==> flow/design.v <==
module dht11_reader (
  input rst_n,           
  input wire en,         
  input wire clk,        
  output reg [7:0] humidity,
  output reg [7:0] temperature,
  output wire data_ready
);
  reg [31:0] counter;    
  assign data_ready = 1'b0;
  always @(posedge clk or negedge rst_n) begin
    if (!rst_n) begin
      humidity <= 8'h28;
      temperature <= 8'h21;
      counter <= 0;
    end else if (en) begin
      counter <= counter + 1;
      if (counter >= 3_000_000) begin  
        counter <= 0;
        if (temperature < 35) begin
          temperature <= temperature + 1;
        end else begin
          temperature <= 30;
        end
        if (humidity < 45) begin
          humidity <= humidity + 1;
        end else begin
          humidity <= 40;
        end
      end
    end
  end
endmodule
module uart_tx(
  input  wire clk,               
  input  wire rst_n,             
  input  wire tx_start,          
  input  wire [7:0] tx_data,     
  output reg tx,                 
  output reg tx_done,            
  output reg tx_busy             
);
  parameter CLK_FREQ = 1_000_000;  
  parameter BAUD_RATE = 9600;
  localparam BIT_PERIOD = CLK_FREQ / BAUD_RATE;  
  reg [3:0] bit_index;      
  reg [15:0] clk_count;     
  reg [9:0] tx_shift_reg;   
  always @(posedge clk or negedge rst_n) begin
    if (!rst_n) begin
      tx <= 1;           
      tx_busy <= 0;
      bit_index <= 0;
      clk_count <= 0;
      tx_done <= 0;
    end else begin
      if (tx_start && !tx_busy) begin
        tx_shift_reg <= {1'b1, tx_data, 1'b0};  
        tx_busy <= 1'b1;
        bit_index <= 0;
        clk_count <= 0;
        tx_done <= 0;
      end
      if (tx_busy) begin
        if (clk_count < BIT_PERIOD - 1) begin
          clk_count <= clk_count + 1;
        end else begin
          clk_count <= 0;
          tx <= tx_shift_reg[bit_index];  
          bit_index <= bit_index + 1;
          if (bit_index == 9) begin
            tx_busy <= 1'b0;  
            tx_done <= 1;
          end
        end
      end
    end
  end
endmodule
module uart_rx (
  input wire clk,              
  input wire rst_n,            
  input wire rx,               
  output reg [7:0] data_out,   
  output reg rx_busy,          
  output reg done              
);
  parameter CLK_FREQ = 1_000_000;                  
  parameter BAUD_RATE = 9600;
  localparam BIT_PERIOD = CLK_FREQ / BAUD_RATE;    
  reg [9:0] rx_shift_reg;    
  reg [3:0] bit_index;       
  reg [15:0] clk_count;      
  always @(posedge clk or negedge rst_n) begin
    if (!rst_n) begin
      rx_busy <= 0;
      clk_count <= 0;
      bit_index <= 0;
      done <= 1'b0;  
    end else begin
      if (!rx_busy && !rx) begin
        rx_busy <= 1'b1;
        done <= 1'b0;
        clk_count <= BIT_PERIOD / 2;  
        bit_index <= 0;
      end
      if (rx_busy) begin
        if (clk_count < BIT_PERIOD - 1) begin
          clk_count <= clk_count + 1;
        end else begin
          clk_count <= 0;
          rx_shift_reg[bit_index] <= rx;  
          bit_index <= bit_index + 1;
          if (bit_index == 9) begin
            if (rx == 1'b1) begin  
              rx_busy <= 1'b0;
              done <= 1'b1;  
              data_out <= rx_shift_reg[8:1];  
            end else begin
              rx_busy <= 1'b0;  
              done <= 1'b0;
            end
          end
        end
      end else begin
        if (done) begin
          done <= 1'b0;  
        end
      end
    end
  end
endmodule
module uart_string(
  input wire clk_1Mhz,
  input wire rst_n,
  input wire [7: 0] temperature, 
  input wire [7: 0] humidity, 
  input wire rx,
  output wire tx,
  input wire en_tx,
  output reg tx_msg_done,
  input wire fan_state,
  input wire hum_state,
  output reg [7:0] chr_cmd,
  output reg [7:0] chr_val0,
  output reg [7:0] chr_val1,
  output reg       rx_msg_done   
);
  localparam SEND_INTERVAL = 1_000_000;  
  localparam IDLE = 2'b00, LOAD = 2'b01, TRANSMIT = 2'b10, DONE = 2'b11;
  wire tx_done, rx_done;
  reg [3:0] tx_index;   
  reg [7:0] tx_data;
  reg send_start;
  reg [31:0] timer_count;  
  wire tx_busy;
  reg [7:0] tx_msg [0:8];  
  reg [1:0] TX_STATE;
  always @(posedge clk_1Mhz or negedge rst_n) begin
    if (!rst_n) begin
      tx_msg[0] <= 8'h53;  
      tx_msg[1] <= 8'h3A;  
      tx_msg[2] <= 8'h30;  
      tx_msg[3] <= 8'h30;  
      tx_msg[4] <= 8'h30;  
      tx_msg[5] <= 8'h30;  
      tx_msg[6] <= 8'h30;  
      tx_msg[7] <= 8'h30;  
      tx_msg[8] <= 8'h2F;  
      tx_msg_done <= 1'b0;
      tx_index <= 0;
      send_start <= 1'b0;
      timer_count <= 0;
      TX_STATE <= IDLE;
    end else if (en_tx) begin
      case (TX_STATE)
        IDLE: begin
          tx_msg_done <= 1'b0;  
          if (!tx_busy) begin
            if (timer_count == SEND_INTERVAL) begin
              timer_count <= 0;
              TX_STATE <= LOAD;
            end else begin
              timer_count <= timer_count + 1;
            end
          end
        end
        LOAD: begin
          if (tx_index == 0) begin
            tx_msg[2] <= temperature / 10 + 8'h30;
            tx_msg[3] <= temperature % 10 + 8'h30;
            tx_msg[4] <= humidity / 10 + 8'h30;
            tx_msg[5] <= humidity % 10 + 8'h30;
            tx_msg[6] <= fan_state ? 8'h31 : 8'h30;  
            tx_msg[7] <= hum_state ? 8'h31 : 8'h30;  
          end
          tx_data <= tx_msg[tx_index];  
          send_start <= 1'b1;           
          TX_STATE <= TRANSMIT;
        end
        TRANSMIT: begin
          if (tx_done) begin
            send_start <= 1'b0;         
            if (tx_index < 8) begin
              tx_index <= tx_index + 1;
              TX_STATE <= LOAD;        
            end else begin
              tx_index <= 0;
              TX_STATE <= DONE;        
            end
          end
        end
        DONE: begin
          tx_msg_done <= 1'b1;          
          TX_STATE <= IDLE;            
        end
      endcase
    end
  end
  wire [7:0] rx_data;
  wire rx_busy;
  reg [5:0] RX_STATE;
  always @(posedge clk_1Mhz or negedge rst_n) begin
    if (!rst_n) begin
      RX_STATE <= 0;       
      rx_msg_done <= 1'b0;    
    end else if (!rx_busy && rx_done) begin
      case (RX_STATE)
        0: begin
          if (rx_data == 8'h41 || rx_data == 8'h42 || rx_data == 8'h43
              || rx_data == 8'h44 || rx_data == 8'h4C) begin
            RX_STATE <= 1;
            chr_cmd <= rx_data;
            rx_msg_done <= 1'b0;
          end else begin
            RX_STATE <= 0;  
          end
        end
        1: begin
          if ((rx_data >= 8'h30 && rx_data <= 8'h39) || rx_data == 8'h2D) begin  
            RX_STATE <= 2;
            chr_val0 <= rx_data;
          end
        end
        2: begin
          if (rx_data == 8'h3A) begin  
            RX_STATE <= 3;
          end
        end
        3: begin
          if (rx_data >= 8'h30 && rx_data <= 8'h39) begin  
            RX_STATE <= 4;
            chr_val1 <= rx_data;
          end
        end
        4: begin
          if (rx_data == 8'h0A || rx_data == 8'h2A || rx_data == 8'h2F) begin
            rx_msg_done <= 1'b1;
            RX_STATE <= 0;
          end
        end
      endcase
    end
    else if (rx_busy && !rx_done) begin
      rx_msg_done <= 1'b0;
    end
  end
  uart_tx uart_tx_inst(
    .clk(clk_1Mhz),
    .rst_n(rst_n),
    .tx_start(send_start),
    .tx_data(tx_data),
    .tx(tx),
    .tx_busy(tx_busy),
    .tx_done(tx_done)
  );
  uart_rx uart_rx_inst (
    .clk(clk_1Mhz),
    .rst_n(rst_n),
    .rx(rx),
    .data_out(rx_data),
    .rx_busy(rx_busy),
    .done(rx_done)
  );
endmodule
module i2c_writeframe(
    input       clk_1MHz,                
    input       rst_n,                   
    input       en_write,                
    input       start_frame,             
    input       stop_frame,              
    input [7:0] data,                    
    input       sda_in,                  
    output      sda_oe,                  
    output reg  scl,                     
    output      done,                    
    output reg  sda_en                   
);
    localparam  DELAY       = 10;        
    reg [20:0]  cnt;                     
    reg         cnt_clr;                 
    localparam  WaitEn      = 0,         
                PreStart    = 1,         
                Start       = 2,         
                AfterStart  = 3,         
                PreWrite    = 4,         
                WriteLow    = 5,         
                WriteHigh   = 6,         
                WriteDone   = 7,         
                WaitAck     = 8,         
                Ack1        = 9,         
                Ack2        = 10,        
                AckDone     = 11,        
                PreStop     = 12,        
                Stop        = 13,        
                Done        = 14;        
    reg [3:0]   state, next_state;
    reg [3:0]   bit_cnt;                 
    wire [2:0]  bit_idx = bit_cnt - 1'b1;    
    reg         sda_out;                 
    assign sda_oe = sda_en & ~sda_out;
    always @(posedge clk_1MHz, negedge rst_n) begin
        if (!rst_n)
            cnt <= 21'd0;
        else if (cnt_clr)
            cnt <= 21'd0;
        else
            cnt <= cnt + 1'b1;
    end
    always @(posedge clk_1MHz, negedge rst_n) begin
        if (!rst_n)
            state <= WaitEn;
        else
            state <= next_state;
    end
    always @(*) begin
        if (!rst_n)
            next_state = WaitEn;             
        else begin
            case (state)
                WaitEn:     next_state = en_write ? (start_frame ? PreStart : PreWrite) : WaitEn;
                PreStart:   next_state = (cnt == DELAY) ? Start : PreStart;
                Start:      next_state = (cnt == DELAY) ? AfterStart : Start;
                AfterStart: next_state = (cnt == DELAY) ? WriteLow : AfterStart;
                PreWrite:   next_state = (cnt == DELAY) ? WriteLow : PreWrite;
                WriteLow:   next_state = (cnt == DELAY) ? WriteHigh : WriteLow;
                WriteHigh:  next_state = (cnt == DELAY && bit_cnt == 4'd8) ? WriteDone : ((cnt == DELAY) ? WriteLow : WriteHigh);
                WriteDone:  next_state = (cnt == DELAY) ? WaitAck : WriteDone;
                WaitAck:    next_state = (sda_in == 1'b0) ? Ack1 : WaitAck;
                Ack1:       next_state = (cnt == DELAY) ? Ack2 : Ack1;
                Ack2:       next_state = (cnt == DELAY) ? AckDone : Ack2;
                AckDone:    next_state = (cnt == DELAY) ? (stop_frame ? PreStop : Done) : AckDone;
                PreStop:    next_state = (cnt == DELAY) ? Stop : PreStop;
                Stop:       next_state = (cnt == DELAY) ? Done : Stop;
                Done:       next_state = WaitEn;
                default:    next_state = WaitEn;
            endcase
        end
    end   
    always @(posedge clk_1MHz, negedge rst_n) begin
        if (!rst_n) begin                    
            sda_en  <= 1'b1;
            sda_out <= 1'b1;
            scl     <= 1'b1;
            cnt_clr <= 1'b1;
        end else begin
            case (state)
                WaitEn: begin
                    sda_en  <= 1'b1;         
                    cnt_clr <= 1'b1;         
                end
                PreStart: begin
                    sda_out <= 1'b1;                                 
                    scl     <= 1'b1;        
                    cnt_clr <= (cnt == DELAY-1) ? 1'b1 : 1'b0;       
                end
                Start: begin
                    sda_out <= 1'b0;                                 
                    cnt_clr <= (cnt == DELAY-1) ? 1'b1 : 1'b0;       
                end
                AfterStart: begin
                    scl     <= 1'b0;                                 
                    cnt_clr <= (cnt == DELAY-1) ? 1'b1 : 1'b0;       
                end
                PreWrite: begin
                    cnt_clr <= (cnt == DELAY-1) ? 1'b1 : 1'b0;       
                end
                WriteLow: begin
                    scl     <= 1'b0;                                 
                    sda_out <= data[3'd7-bit_idx];                   
                    cnt_clr <= (cnt == DELAY-1) ? 1'b1 : 1'b0;       
                end
                WriteHigh: begin
                    scl     <= 1'b1;                                 
                    cnt_clr <= (cnt == DELAY-1) ? 1'b1 : 1'b0;       
                end
                WriteDone: begin
                    scl     <= 1'b0;                                 
                    sda_en  <= 1'b0;                                 
                    cnt_clr <= (cnt == DELAY-1) ? 1'b1 : 1'b0;       
                end
                WaitAck: begin
                    cnt_clr <= 1'b1;                                 
                end
                Ack1: begin
                    scl     <= 1'b1;                                 
                    cnt_clr <= (cnt == DELAY-1) ? 1'b1 : 1'b0;       
                end
                Ack2: begin
                    scl     <= 1'b0;                                 
                    cnt_clr <= (cnt == DELAY-1) ? 1'b1 : 1'b0;       
                end
                AckDone: begin      
                    cnt_clr <= (cnt == DELAY-1) ? 1'b1 : 1'b0;       
                end
                PreStop: begin
                    scl     <= 1'b1;                                 
                    cnt_clr <= (cnt == DELAY-1) ? 1'b1 : 1'b0;       
                end   
                Stop: begin
                    sda_en  <= 1'b1;                                 
                    sda_out <= 1'b1;                                 
                    cnt_clr <= (cnt == DELAY-1) ? 1'b1 : 1'b0;       
                end
                Done: begin
                    cnt_clr <= 1'b1;                                 
                end
            endcase
        end
    end
    always @(posedge clk_1MHz, negedge rst_n) begin
        if (!rst_n)
            bit_cnt <= 4'd0;
        else begin
            case (state)
                WriteLow:   bit_cnt <= (cnt == 1'b0) ? bit_cnt + 1'b1 : bit_cnt;     
                WaitEn:     bit_cnt <= 4'd0;
                Done:       bit_cnt <= 4'd0;
                default:    bit_cnt <= bit_cnt;
            endcase
        end
    end
    assign done = (state == Done);
endmodule
module lcd_write_cmd_data(
    input       clk_1MHz,                    
    input       rst_n,                       
    input [7:0] data,                        
    input       cmd_data,                    
    input       ena,                         
    input [6:0] i2c_addr,                    
    input       sda_in,                      
    output      sda_oe,                      
    output      scl,                         
    output      done,                        
    output      sda_en
);
    localparam  DELAY               = 50;    
    reg [20:0]  cnt;                         
    reg         cnt_clr;                     
    localparam  WaitEn              = 0,     
                Write_Addr          = 1,     
                Wait_AddrDone       = 2,     
                Write_HighNibble1   = 3,     
                Wait_High1Done      = 4,     
                Delay_CMD1          = 5,     
                Write_HighNibble2   = 6,     
                Wait_High2Done      = 7,     
                Write_LowNibble1    = 8,     
                Wait_Low1Done       = 9,     
                Delay_CMD2          = 10,    
                Write_LowNibble2    = 11,    
                Wait_Low2Done       = 12,    
                Done                = 13;    
    reg [3:0]   state, next_state;
    reg         en_write;                    
    wire        en_i2cwrite = en_write;
    wire        i2c_done;                    
    reg [7:0]   i2c_data;                    
    reg         start_frame;                 
    reg         stop_frame;                  
    always @(posedge clk_1MHz, negedge rst_n) begin
        if (!rst_n)
            cnt <= 21'd0;
        else if (cnt_clr)
            cnt <= 21'd0;
        else
            cnt <= cnt + 1'b1;
    end
    always @(posedge clk_1MHz, negedge rst_n) begin
        if (!rst_n)
            state <= WaitEn;
        else
            state <= next_state;
    end
    always @(*) begin
        if (!rst_n)
            next_state = WaitEn;                 
        else begin
            case (state)
                WaitEn:             next_state = ena ? Write_Addr : WaitEn;
                Write_Addr:         next_state = Wait_AddrDone;
                Wait_AddrDone:      next_state = i2c_done ? Write_HighNibble1 : Wait_AddrDone;
                Write_HighNibble1:  next_state = Wait_High1Done;
                Wait_High1Done:     next_state = i2c_done ? Delay_CMD1 : Wait_High1Done;
                Delay_CMD1:         next_state = (cnt == DELAY) ? Write_HighNibble2 : Delay_CMD1;
                Write_HighNibble2:  next_state = Wait_High2Done;
                Wait_High2Done:     next_state = i2c_done ? Write_LowNibble1 : Wait_High2Done;
                Write_LowNibble1:   next_state = Wait_Low1Done;
                Wait_Low1Done:      next_state = i2c_done ? Delay_CMD2 : Wait_Low1Done;
                Delay_CMD2:         next_state = (cnt == DELAY) ? Write_LowNibble2 : Delay_CMD2;
                Write_LowNibble2:   next_state = Wait_Low2Done;
                Wait_Low2Done:      next_state = i2c_done ? Done : Wait_Low2Done;
                Done:               next_state = WaitEn;
                default:            next_state = WaitEn;
            endcase
        end
    end
    always @(posedge clk_1MHz, negedge rst_n) begin
        if (!rst_n) begin                    
            i2c_data <= 8'd0;
            en_write <= 1'b0;
            cnt_clr  <= 1'b1;
        end else begin
            case (state)
                WaitEn: begin
                    i2c_data    <= 8'd0;
                    en_write    <= 1'b0;
                    cnt_clr     <= 1'b1;
                end
                Write_Addr: begin
                    start_frame <= 1'b1;                 
                    stop_frame  <= 1'b0;
                    i2c_data    <= {i2c_addr, 1'b0};     
                    en_write    <= 1'b1;                 
                end
                Wait_AddrDone: begin
                    en_write    <= 1'b0;                 
                end
                Write_HighNibble1: begin
                    start_frame <= 1'b0;
                    stop_frame  <= 1'b0;
                    i2c_data    <= (data & 8'hF0) | 8'h0C | cmd_data;
                    en_write    <= 1'b1;                 
                end
                Wait_High1Done: begin
                    en_write    <= 1'b0;                 
                end
                Delay_CMD1: begin
                    cnt_clr     <= 1'b0;                 
                end
                Write_HighNibble2: begin
                    start_frame <= 1'b0;
                    stop_frame  <= 1'b0;
                    i2c_data    <= ((data & 8'hF0) | 8'h0C | cmd_data) & 8'hFB;
                    en_write    <= 1'b1;                 
                    cnt_clr     <= 1'b1;                 
                end
                Wait_High2Done: begin
                    en_write    <= 1'b0;                 
                end
                Write_LowNibble1: begin              
                    start_frame <= 1'b0;
                    stop_frame  <= 1'b0;
                    i2c_data    <= ((data & 8'h0F) << 4) | 8'h0C | cmd_data;
                    en_write    <= 1'b1;                
                end
                Wait_Low1Done: begin
                    en_write    <= 1'b0;                 
                end
                Delay_CMD2: begin
                    cnt_clr     <= 1'b0;                 
                end
                Write_LowNibble2: begin
                    start_frame <= 1'b0;
                    stop_frame  <= 1'b1;                 
                    i2c_data    <= (((data & 8'h0F) << 4) | 8'h0C | cmd_data) & 8'hFB;
                    en_write    <= 1'b1;                 
                    cnt_clr     <= 1'b1;                 
                end
                Wait_Low2Done: begin
                    en_write    <= 1'b0;                 
                end
            endcase
        end
    end
    assign done = (state == Done);
    i2c_writeframe i2c_writframe_inst(
        .clk_1MHz   (clk_1MHz),
        .rst_n      (rst_n),
        .en_write   (en_i2cwrite),
        .start_frame(start_frame),
        .stop_frame (stop_frame),
        .data       (i2c_data),
        .sda_in     (sda_in),
        .sda_oe     (sda_oe),
        .scl        (scl),
        .done       (i2c_done),
        .sda_en     (sda_en)
    );
endmodule
module lcd_display(
    input           clk_1MHz,                
    input           rst_n,                   
    input           ena,                     
    input           done_write,              
    input  [127:0]  row1,                    
    input  [127:0]  row2,                    
    output reg[7:0] data,                    
    output          cmd_data,                
    output reg      ena_write,               
    output          busy                     
);
    localparam  DELAY           = 50;        
    localparam  WaitEn          = 0,
                Write           = 1,
                WaitWrite       = 2,
                WaitDelay       = 3,
                Done            = 4;
    reg [2:0]   state, next_state;          
    reg [20:0]  cnt;                         
    reg         cnt_clr;                     
    wire [7:0]  cmd_data_array [0:39];
    assign cmd_data_array[0]    = 8'h02;     
    assign cmd_data_array[1]    = 8'h28;     
    assign cmd_data_array[2]    = 8'h0C;     
    assign cmd_data_array[3]    = 8'h06;     
    assign cmd_data_array[4]    = 8'h01;     
    assign cmd_data_array[5]    = 8'h80;     
    assign cmd_data_array[22]   = 8'hC0;     
    assign cmd_data_array[39]   = 8'h00;     
    generate
        genvar i;
        for (i = 1; i < 17; i=i+1) begin: for_name
            assign cmd_data_array[22-i] = row1[(i*8)-1:i*8-8];       
            assign cmd_data_array[39-i] = row2[(i*8)-1:i*8-8];       
        end
    endgenerate
    reg [5:0]   ptr;                         
    assign cmd_data = (ptr <= 6'd6 || ptr == 6'd23) ? 1'b0 : 1'b1;   
    assign busy = ~(state == WaitEn);
    always @(posedge clk_1MHz, negedge rst_n) begin
        if (!rst_n)
            cnt <= 21'd0;
        else if (cnt_clr)
            cnt <= 21'd0;
        else 
            cnt <= cnt + 1'b1;
    end
    always @(posedge clk_1MHz, negedge rst_n) begin
        if (!rst_n)
            state <= WaitEn;
        else
            state <= next_state;
    end
    always @(*) begin
        if (!rst_n)
            next_state = WaitEn;
        else begin
            case (state)
                WaitEn:     next_state = ena ? Write : WaitEn;
                Write:      next_state = WaitWrite;
                WaitWrite:  next_state = done_write ? WaitDelay : WaitWrite;
                WaitDelay:  next_state = (ptr == 6'd39) ? Done : ((cnt == DELAY) ? Write : WaitDelay);
                Done:       next_state = WaitEn;
                default:    next_state = WaitEn;
            endcase
        end
    end
    always @(posedge clk_1MHz, negedge rst_n) begin
        if (!rst_n) begin
            cnt_clr    <= 1'b1;
            ena_write  <= 1'b0;            
        end else begin
            case (state)
                WaitEn: begin
                    cnt_clr    <= 1'b1;                  
                    ena_write  <= 1'b0;                  
                end
                Write: begin
                    cnt_clr    <= 1'b1;                  
                    data       <= cmd_data_array[ptr];   
                    ena_write  <= 1'b1;                  
                end
                WaitWrite: begin
                    ena_write  <= 1'b0;                  
                end
                WaitDelay: begin
                    cnt_clr    <= 1'b0;
                end
            endcase
        end
    end
    always @(posedge clk_1MHz, negedge rst_n) begin
        if (!rst_n)
            ptr <= 6'd0;
        else if (state == WaitEn)
            ptr <= 6'd0;
        else if (state == Write)
            ptr <= ptr + 1'b1;
        else
            ptr <= ptr;
    end
endmodule
module lcd_16x2(
  input           clk_1MHz,
  input           rst_n,
  input           lcd_ena,
  input [127:0]   row1,
  input [127:0]   row2,
  output          busy,
  output          scl,
  input           sda_in,
  output          sda_oe,
  output          lcd_done
);
  localparam      i2c_addr = 7'h27;
  wire [7:0]      data;
  wire            cmd_data;
  wire            ena_write;
  lcd_display lcd_display_inst(
    .clk_1MHz           (clk_1MHz),
    .rst_n              (rst_n),
    .ena                (lcd_ena),
    .done_write         (lcd_done),
    .row1               (row1),
    .row2               (row2),
    .data               (data),
    .cmd_data           (cmd_data),
    .ena_write          (ena_write),
    .busy               (busy)
  );
  lcd_write_cmd_data lcd_write_cmd_data_inst(
    .clk_1MHz           (clk_1MHz),
    .rst_n              (rst_n),
    .data               (data),
    .cmd_data           (cmd_data),
    .ena                (ena_write),
    .i2c_addr           (i2c_addr),
    .sda_in             (sda_in),
    .sda_oe             (sda_oe),
    .scl                (scl),
    .done               (lcd_done)
  );
endmodule
module logic_controller(
  input   wire            clk,        
  input   wire            rst_n,
  input   wire  [7: 0]    temperature,
  input   wire  [7: 0]    humidity,
  output  reg             dht_en,
  input   wire            dht_data_ready,
  input   wire  [7:0]     chr_cmd,
  input   wire  [7:0]     chr_val0,
  input   wire  [7:0]     chr_val1,
  input   wire            rx_msg_done,
  input   wire            tx_msg_done,
  output  reg             en_tx,
  output  reg             lcd_en,    
  input   wire            lcd_done,  
  output  reg   [127:0]   lcd_row1,  
  output  reg   [127:0]   lcd_row2,  
  output  reg             led_fan,       
  output  reg             led_hum       
);
  localparam INTERVAL = 500_000;  
  integer interval_counter;
  reg [6:0] max_temp, min_temp, min_hum, max_hum;  
  reg [7:0] temp_tens, temp_units, humi_tens, humi_units;
  reg tick;  
  reg rx_msg_done_reg;
  always @(posedge clk or negedge rst_n) begin
    if (!rst_n) begin
      tick <= 1'b0;
      rx_msg_done_reg <= 1'b0;
      interval_counter <= 0;
      en_tx <= 1'b0;
      temp_tens <= 8'h00;
      temp_units <= 8'h00;
      humi_tens <= 8'h00;
      humi_units <= 8'h00;
      max_temp <= 34;  
      min_temp <= 1;  
      min_hum <= 42;  
      max_hum <= 63;  
      dht_en <= 1'b0;
      lcd_row1 <= "  Cold Storage  ";
      lcd_row2 <= "     Welcome    ";
      lcd_en <= 1'b1;
      led_fan <= 1'b0;
      led_hum <= 1'b0;
    end else begin
      if (lcd_done && lcd_en) begin
        lcd_en <= 1'b0;
      end
      if (interval_counter == INTERVAL) begin
        interval_counter <= 0;
        tick <= ~tick;
        if (tick) begin
          if (!dht_en) begin
            dht_en <= 1'b1;
          end
          en_tx <= 1'b1;
          update_leds();
          update_lcd();
        end else begin
          dht_en <= 1'b0;
        end
      end else begin
        interval_counter <= interval_counter + 1;
      end
      if (rx_msg_done && !rx_msg_done_reg) begin
        rx_msg_done_reg <= 1'b1;
        update_settings();
        if (chr_cmd != 8'h4C) begin  
          update_leds();
        end
      end else if (!rx_msg_done) begin
        rx_msg_done_reg <= 1'b0;
      end
      if (dht_en && dht_data_ready) begin
        dht_en <= 1'b0;
      end
      if (en_tx && tx_msg_done) begin
        en_tx <= 1'b0;
      end
    end
  end
  task update_settings;
    begin
      if (chr_cmd == 8'h4C) begin  
        led_fan <= (chr_val0 == 8'h31);  
        led_hum <= (chr_val1 == 8'h31);  
      end else if (chr_cmd == 8'h41) begin  
        if (chr_val0 == 8'h2D) begin  
          max_temp <= -1 * ((chr_val1 - 8'h30) * 10);
        end else begin
          max_temp <= ((chr_val0 - 8'h30) * 10) + (chr_val1 - 8'h30);
        end
      end else if (chr_cmd == 8'h42) begin  
        if (chr_val0 == 8'h2D) begin  
          min_temp <= -1 * ((chr_val1 - 8'h30) * 10);
        end else begin
          min_temp <= ((chr_val0 - 8'h30) * 10) + (chr_val1 - 8'h30);
        end
      end else if (chr_cmd == 8'h43) begin  
        if (chr_val0 == 8'h2D) begin  
          max_hum <= -1 * ((chr_val1 - 8'h30) * 10);
        end else begin
          max_hum <= ((chr_val0 - 8'h30) * 10) + (chr_val1 - 8'h30);
        end
      end else if (chr_cmd == 8'h44) begin  
        if (chr_val0 == 8'h2D) begin  
          min_hum <= -1 * ((chr_val1 - 8'h30) * 10);
        end else begin
          min_hum <= ((chr_val0 - 8'h30) * 10) + (chr_val1 - 8'h30);
        end
      end
      uart_rx_to_lcd();
    end
  endtask
  task update_leds;
    begin
      if (temperature > max_temp) begin
        led_fan <= 1'b1;  
      end else if (temperature < min_temp) begin
        led_fan <= 1'b0;  
      end else begin
        led_fan <= 1'b0;  
      end
      if (humidity < max_hum) begin
        led_hum <= 1'b1;  
      end else if (humidity > min_hum) begin
        led_hum <= 1'b0;  
      end else begin
        led_hum <= 1'b0;  
      end
    end
  endtask
  task update_lcd;
    begin
      temp_tens <= (temperature / 10) + 8'h30;   
      temp_units <= (temperature % 10) + 8'h30;  
      humi_tens <= (humidity / 10) + 8'h30;    
      humi_units <= (humidity % 10) + 8'h30;   
      if (temperature < 10) begin
        lcd_row1 <= { "Temp: 0", temp_units, " C      " };  
      end else begin
        lcd_row1 <= { "Temp: ", temp_tens, temp_units, " C      " };  
      end
      if (humidity < 10) begin
        lcd_row2 <= { "Humi: 0", humi_units, "%       " };   
      end else begin
        lcd_row2 <= { "Humi: ", humi_tens, humi_units, "%       " };   
      end
      lcd_en <= 1'b1;
    end
  endtask
  task uart_rx_to_lcd;
    begin
      lcd_row1 <= {"RX: ", chr_cmd, chr_val0, chr_val1, "         "};
      lcd_row2 <= {"Tem:", temp_tens, temp_units, "C Hum:", humi_tens, humi_units, "% "};
      interval_counter <= 0;  
      lcd_en <= 1'b1;
    end
  endtask
endmodule
module top_coldstorage(
  input         clk,           
  input         rst_n,         
  output        led_fan,       
  output        led_hum,       
  input         sda_lcd_in,
  output        sda_lcd_oe,
  output        scl_lcd,
  input         rx,
  output        tx
);
  wire clk_1MHz = clk;
  wire [127:0] lcd_row1, lcd_row2;
  wire lcd_en, lcd_done;
  wire [7:0] temperature, humidity;
  wire dht_en, dht_data_ready;
  wire [7:0] chr_cmd, chr_val0, chr_val1;
  wire rx_msg_done, en_tx, tx_msg_done;
  logic_controller logic_controller_inst(
    .clk(clk_1MHz),
    .rst_n(rst_n),
    .temperature(temperature),
    .humidity(humidity),
    .dht_en(dht_en),
    .dht_data_ready(dht_data_ready),
    .chr_cmd(chr_cmd),
    .chr_val0(chr_val0),
    .chr_val1(chr_val1),
    .en_tx(en_tx),
    .rx_msg_done(rx_msg_done),
    .tx_msg_done(tx_msg_done),
    .lcd_en(lcd_en),
    .lcd_done(lcd_done),
    .lcd_row1(lcd_row1),
    .lcd_row2(lcd_row2),
    .led_fan(led_fan),
    .led_hum(led_hum)
  );
  dht11_reader dht11_reader_inst(
    .clk(clk_1MHz),
    .rst_n(rst_n),
    .en(dht_en),
    .temperature(temperature),
    .humidity(humidity),
    .data_ready(dht_data_ready)
  );
  uart_string uart_string_inst(
    .clk_1Mhz(clk_1MHz),
    .rst_n(rst_n),
    .temperature(temperature),
    .humidity(humidity),
    .en_tx(en_tx),
    .tx_msg_done(tx_msg_done),
    .tx(tx),
    .rx(rx),
    .fan_state(led_fan),
    .hum_state(led_hum),
    .chr_cmd(chr_cmd),
    .chr_val0(chr_val0),
    .chr_val1(chr_val1),
    .rx_msg_done(rx_msg_done)
  );
  lcd_16x2 lcd_16x2_inst(
    .clk_1MHz(clk_1MHz),
    .rst_n(rst_n),
    .lcd_ena(lcd_en),
    .row1(lcd_row1),
    .row2(lcd_row2),
    .lcd_done(lcd_done),
    .sda_in(sda_lcd_in),
    .sda_oe(sda_lcd_oe),
    .scl(scl_lcd)
  );  
endmodule
# From RTL to reports: top_coldstorage
# What the tools print for top_coldstorage, step after step.
# Line numbers count from 1 in the design file above.
# Operators: Yosys type, input widths -> output width; for muxes data width and select width s.
# Cell names lack the library's common part.
# Not given: n/a
[setup]
top_module = "top_coldstorage"
clock = "clk"
library = "sky130hd"
lib_corner = "tt_025C_1v80"

# After elaboration
# Yosys after proc, flatten, opt, wreduce and memory -nomap, before mapping. Print and check cells are not counted.
[op_classes]
addsub = 25
multipliers = 3
div = 4
n_cmp = 13
n_eq = 123
n_shift = 4
mux = 146
logic = 14
n_reduce_logical = 95
[ops]
columns = ["operator", "n"]
rows = [
  ["$mul 32x31->6 const A", 1],
  ["$mux 128", 6],
  ["$pmux 8 s40", 1],
  ["$div 8x4->32 const B", 2],
  ["$mod 8x4->32 const B", 2],
  ["$mux 80", 2],
  ["$mux 32", 4],
  ["$mul 32x3->31 const B", 1],
  ["$mul 32x3->6 const B", 1],
  ["$eq 6x5->1 const B", 16],
  ["$mux 16", 6],
  ["$eq 8x7->1 const B", 9],
  ["$pmux 8 s9", 1],
  ["$eq 4x4->1 const B", 17],
  ["$add 32x1->32 const B", 2],
  ["$eq 32x20->1 const B", 2],
  ["$add 21x1->21 const B", 3],
  ["$mux 21", 3],
  ["$mux 1", 62],
  ["$mux 4", 15],
  ["$eq 8x6->1 const B", 7],
  ["$pmux 4 s14", 1],
  ["$pmux 4 s13", 1],
  ["$eq 4x3->1 const B", 12],
  ["$eq 6x4->1 const B", 8],
  ["$eq 6x6->1 const B", 8],
  ["$pmux 8 s6", 1],
  ["$eq 21x4->1 const B", 2],
]
# Not listed: further kinds 82, cells in them 231.
[bits]
register_bits = 697
latchBits = 0
ramBits = 0
rom_bits = 0
clocked_rd_ports_x_width = 0
memories = 0
in_bits = 4
output_inout_bits = 5
elab_cells = 495

# Longest topological paths
# Yosys ltp: most cells in a row. Word level: on the elaborated netlist, between registers, memories and ports. Mapped: between sequential cells and ports; inverters and the memories' decode and read muxes count.
[depth]
ltp_word = 8
ABC_AREA = 1
mapped_depth = 35
mapped_depth_nobuf = 35

# Netlist
# The flow's flattened synthesis, as Yosys stat reports it; memories are mapped. The netlist is that of the ABC_AREA named above (0 if unset); the other value can give another one.
[mapped]
cells = 3214
mapped_area_um2 = 26995.9
sequential_area_um2 = 13520.5
ffs = 524
n_buf = 53
[types]
columns = ["cell_type", "n", "area_total_um2"]
rows = [
  ["dfrtp_1", 396, 9.91E+03],
  ["inv_1", 561, 2105.77],
  ["edfxtp_1", 66, 1.98E+03],
  ["nand2_1", 518, 1.94E+03],
  ["dfstp_2", 62, 1.63E+03],
  ["nor2_1", 374, 1.4E+03],
  ["ha_1", 84, 1.05E+03],
  ["o21ai_0", 200, 1000.96],
  ["nand3_1", 171, 855.821],
  ["a21oi_1", 140, 700.672],
  ["nor3_1", 108, 540.518],
  ["xor2_1", 50, 437.92],
  ["o22ai_1", 66, 412.896],
  ["nor4_1", 58, 362.848],
  ["nand4_1", 57, 356.592],
  ["clkbuf_1", 48, 180.173],
  ["a221oi_1", 17, 148.893],
  ["xnor2_1", 17, 148.893],
]
# Not listed: further types 48, cells in them 221.

# Path before layout
# OpenSTA on the mapped netlist: ideal clock, no wires. The path of least setup slack (recovery checks aside). Input and output delay are each 20% of the period. Register names are those of the netlist, which keeps one name where synthesis merged equal registers.
[synth_path]
kind = "register -> register"
startpoint = "register uart_string_inst.chr_val1[1]"
endpoint = "register logic_controller_inst.max_hum[6]"
period_ps = 10000
setup_ps = 125
t_first_pin_ps = 0
arrival_time_ps = 3978
required_ps = 9875
slack_ps = 5897
delay_ps = 4103
path_stages = 17
path_buffers = 0
period_less_setup_slack_ps = 4103
# "delay_ps" is the arrival time less input delay plus setup time.
# "path_stages": output pins that drive a net of the path, with the launching flip-flop's if there is one; two outputs of one cell count as two.
# "period_less_setup_slack_ps" is the clock period less the worst setup slack; recovery checks do not enter. This is arithmetic on one report: input and output delays are still those of the set period (20% each).
# The rows between start and end are the longest chain of elaborated cells between them; the timing report does not say that the signal goes this way. Where chains are equally long, one stands for them.
# A line is the first line of the expression or statement that the cell stems from. Yosys adds cells for indexed reads and writes and turns some case tables into memories.
[synth_between]
cell_sequence = "edfxtp_1 ha_1 ha_1 inv_1 fa_1 inv_1 ha_1 ha_1 fa_1 fa_1 xnor2_1 xor2_1 xnor2_1 a21oi_1 o21ai_0 o21ai_0 mux2_2"
elab_chain_cells = 4
cells_between = 5
cone_classes = "add/sub (2); mul (2); mux (1)"
[synth_rtl]
columns = ["element", "line_no", "text"]
rows = [
  ["start, declared", 146, "output reg [7:0] chr_val1,"],
  ["start, assigned", 253, "chr_val1 <= rx_data;"],
  ["$sub 8x6->9", 848, "max_hum <= -1 * ((chr_val1 - 8'h30) * 10);"],
  ["$mul 32x3->31", 848, ""],
  ["$mul 32x31->6", 848, ""],
  ["$mux 7", 847, "if (chr_val0 == 8'h2D) begin"],
  ["end, assigned", 785, "max_hum <= 63;"],
  ["end, declared", 768, "reg [6:0] max_temp, min_temp, min_hum, max_hum;"],
]

# Worst path after layout
# Path of least setup slack in the final report of flow run A (OpenROAD, finished layout, wires in). Where an end is a register, its clock arrival counts in the times.
# The report prints the path's times to 10 ps; the period is as set.
[layout_path]
kind = "register -> register"
startpoint = "register dht11_reader_inst.temperature[6]"
endpoint = "register uart_string_inst.tx_msg[3][6]"
period_ps = 10000
setup_ps = 70
t_first_pin_ps = 620
arrival_time_ps = 5140
required_ps = 10550
slack_ps = 5410
path_stages = 29
path_buffers = 0
# The rows between start and end are the longest chain of elaborated cells between them; the timing report does not say that the signal goes this way. Where chains are equally long, one stands for them.
# A register here has more assigning lines than the two given.
[layout_between]
cell_sequence = "dfrtp_1 inv_2 ha_1 nor2_1 inv_1 ha_1 inv_1 a21oi_1 nor2_2 nand3_1 nand2_2 nor3_4 nand2_2 nand2_2 nand3_2 nand2_4 nand3_4 nand3_2 nand3_1 nor2_2 nand4_4 nand2_1 inv_2 a21oi_1 a21oi_1 ha_1 xor2_1 nand2_1 o21ai_2"
elab_chain_cells = 2
cells_between = 2
cone_classes = "add/sub (1); div (1)"
[layout_rtl]
columns = ["element", "line_no", "text"]
rows = [
  ["start, declared", 6, "output reg [7:0] temperature,"],
  ["start, assigned", 14, "temperature <= 8'h21;"],
  ["start, assigned", 21, "temperature <= temperature + 1;"],
  ["$mod 8x4->32", 191, "tx_msg[3] <= temperature % 10 + 8'h30;"],
  ["$add 8x6->8", 191, ""],
  ["end, assigned", 164, "tx_msg[3] <= 8'h30;"],
  ["end, assigned", 191, ""],
  ["end, declared", 157, "reg [7:0] tx_msg [0:8];"],
]

# Below are 2 stored runs of the flow (Yosys, OpenROAD; platform sky130hd) on top_coldstorage, each with its settings and what was measured, unordered. Constraints: input delay and output delay 20% of the set period each, output load 0.01 pF.
# "period_less_ws_ps" is the run's clock period less its worst setup slack. It is reckoned from that one timing run; input and output delays stay at 20% of the period that was set.
# "worstPathTime_ps" is the time allowed to the run's worst setup path (the clock period less input and output delay, where it has them) less its slack. Clock arrival times count: a late capture clock shortens it, a late launch clock lengthens it.
# By "power.total_uw" is meant OpenSTA's value without simulated activity: inputs other than the clock are taken to toggle once in ten clock periods, and the tool carries that through the logic.
# "worstPathTime_ps" is known to 10 ps.

[[run]]
name = "flow run A"
[run.settings]
ABC_AREA = 1
CELL_PAD_IN_SITES_DETAIL_PLACEMENT = 0
CORE_ASPECT_RATIO = 1.24
CTS_CLUSTER_DIAMETER = 181
GPL_TIMING_DRIVEN = 0
PLACE_DENSITY_LB_ADDON = 0.22
SETUP_SLACK_MARGIN = 1.47
SLEW_MARGIN = 30
period_ns = 10.0
CAP_MARGIN = 20
CORE_MARGIN = 2
CORE_UTILIZATION = 40
[run.results]
layout_stdcell_area_um2 = 30294.1
power.total_uw = 5254
total_negative_slack_ps = 0
final_util_frac = 0.451
design.die.area_um2 = 69595.1
yosys_chip_area_um2 = 26995.9
worstPathTime_ps = 4590
critical_path_kind = "register -> register"
period_less_ws_ps = 4593
timing.setup.ws_ps = 5407

[[run]]
name = "flow run B"
[run.settings]
ABC_AREA = 1
CORE_ASPECT_RATIO = 0.73
CORE_MARGIN = 5
CORE_UTILIZATION = 48
CTS_CLUSTER_DIAMETER = 216
CTS_CLUSTER_SIZE = 28
GPL_ROUTABILITY_DRIVEN = 1
GPL_TIMING_DRIVEN = 0
MAX_ROUTING_LAYER = "met4"
MIN_ROUTING_LAYER = "met1"
PLACE_DENSITY_LB_ADDON = 0.06
SETUP_SLACK_MARGIN = 0.64
SLEW_MARGIN = 25
period_ns = 3.14
CAP_MARGIN = 20
[run.results]
layout_stdcell_area_um2 = 31999.4
power.total_uw = 13803
total_negative_slack_ps = -11651
final_util_frac = 0.573
design.die.area_um2 = 61143.5
yosys_chip_area_um2 = 26995.9
worstPathTime_ps = 3930
critical_path_kind = "register -> register"
period_less_ws_ps = 3927
timing.setup.ws_ps = -787
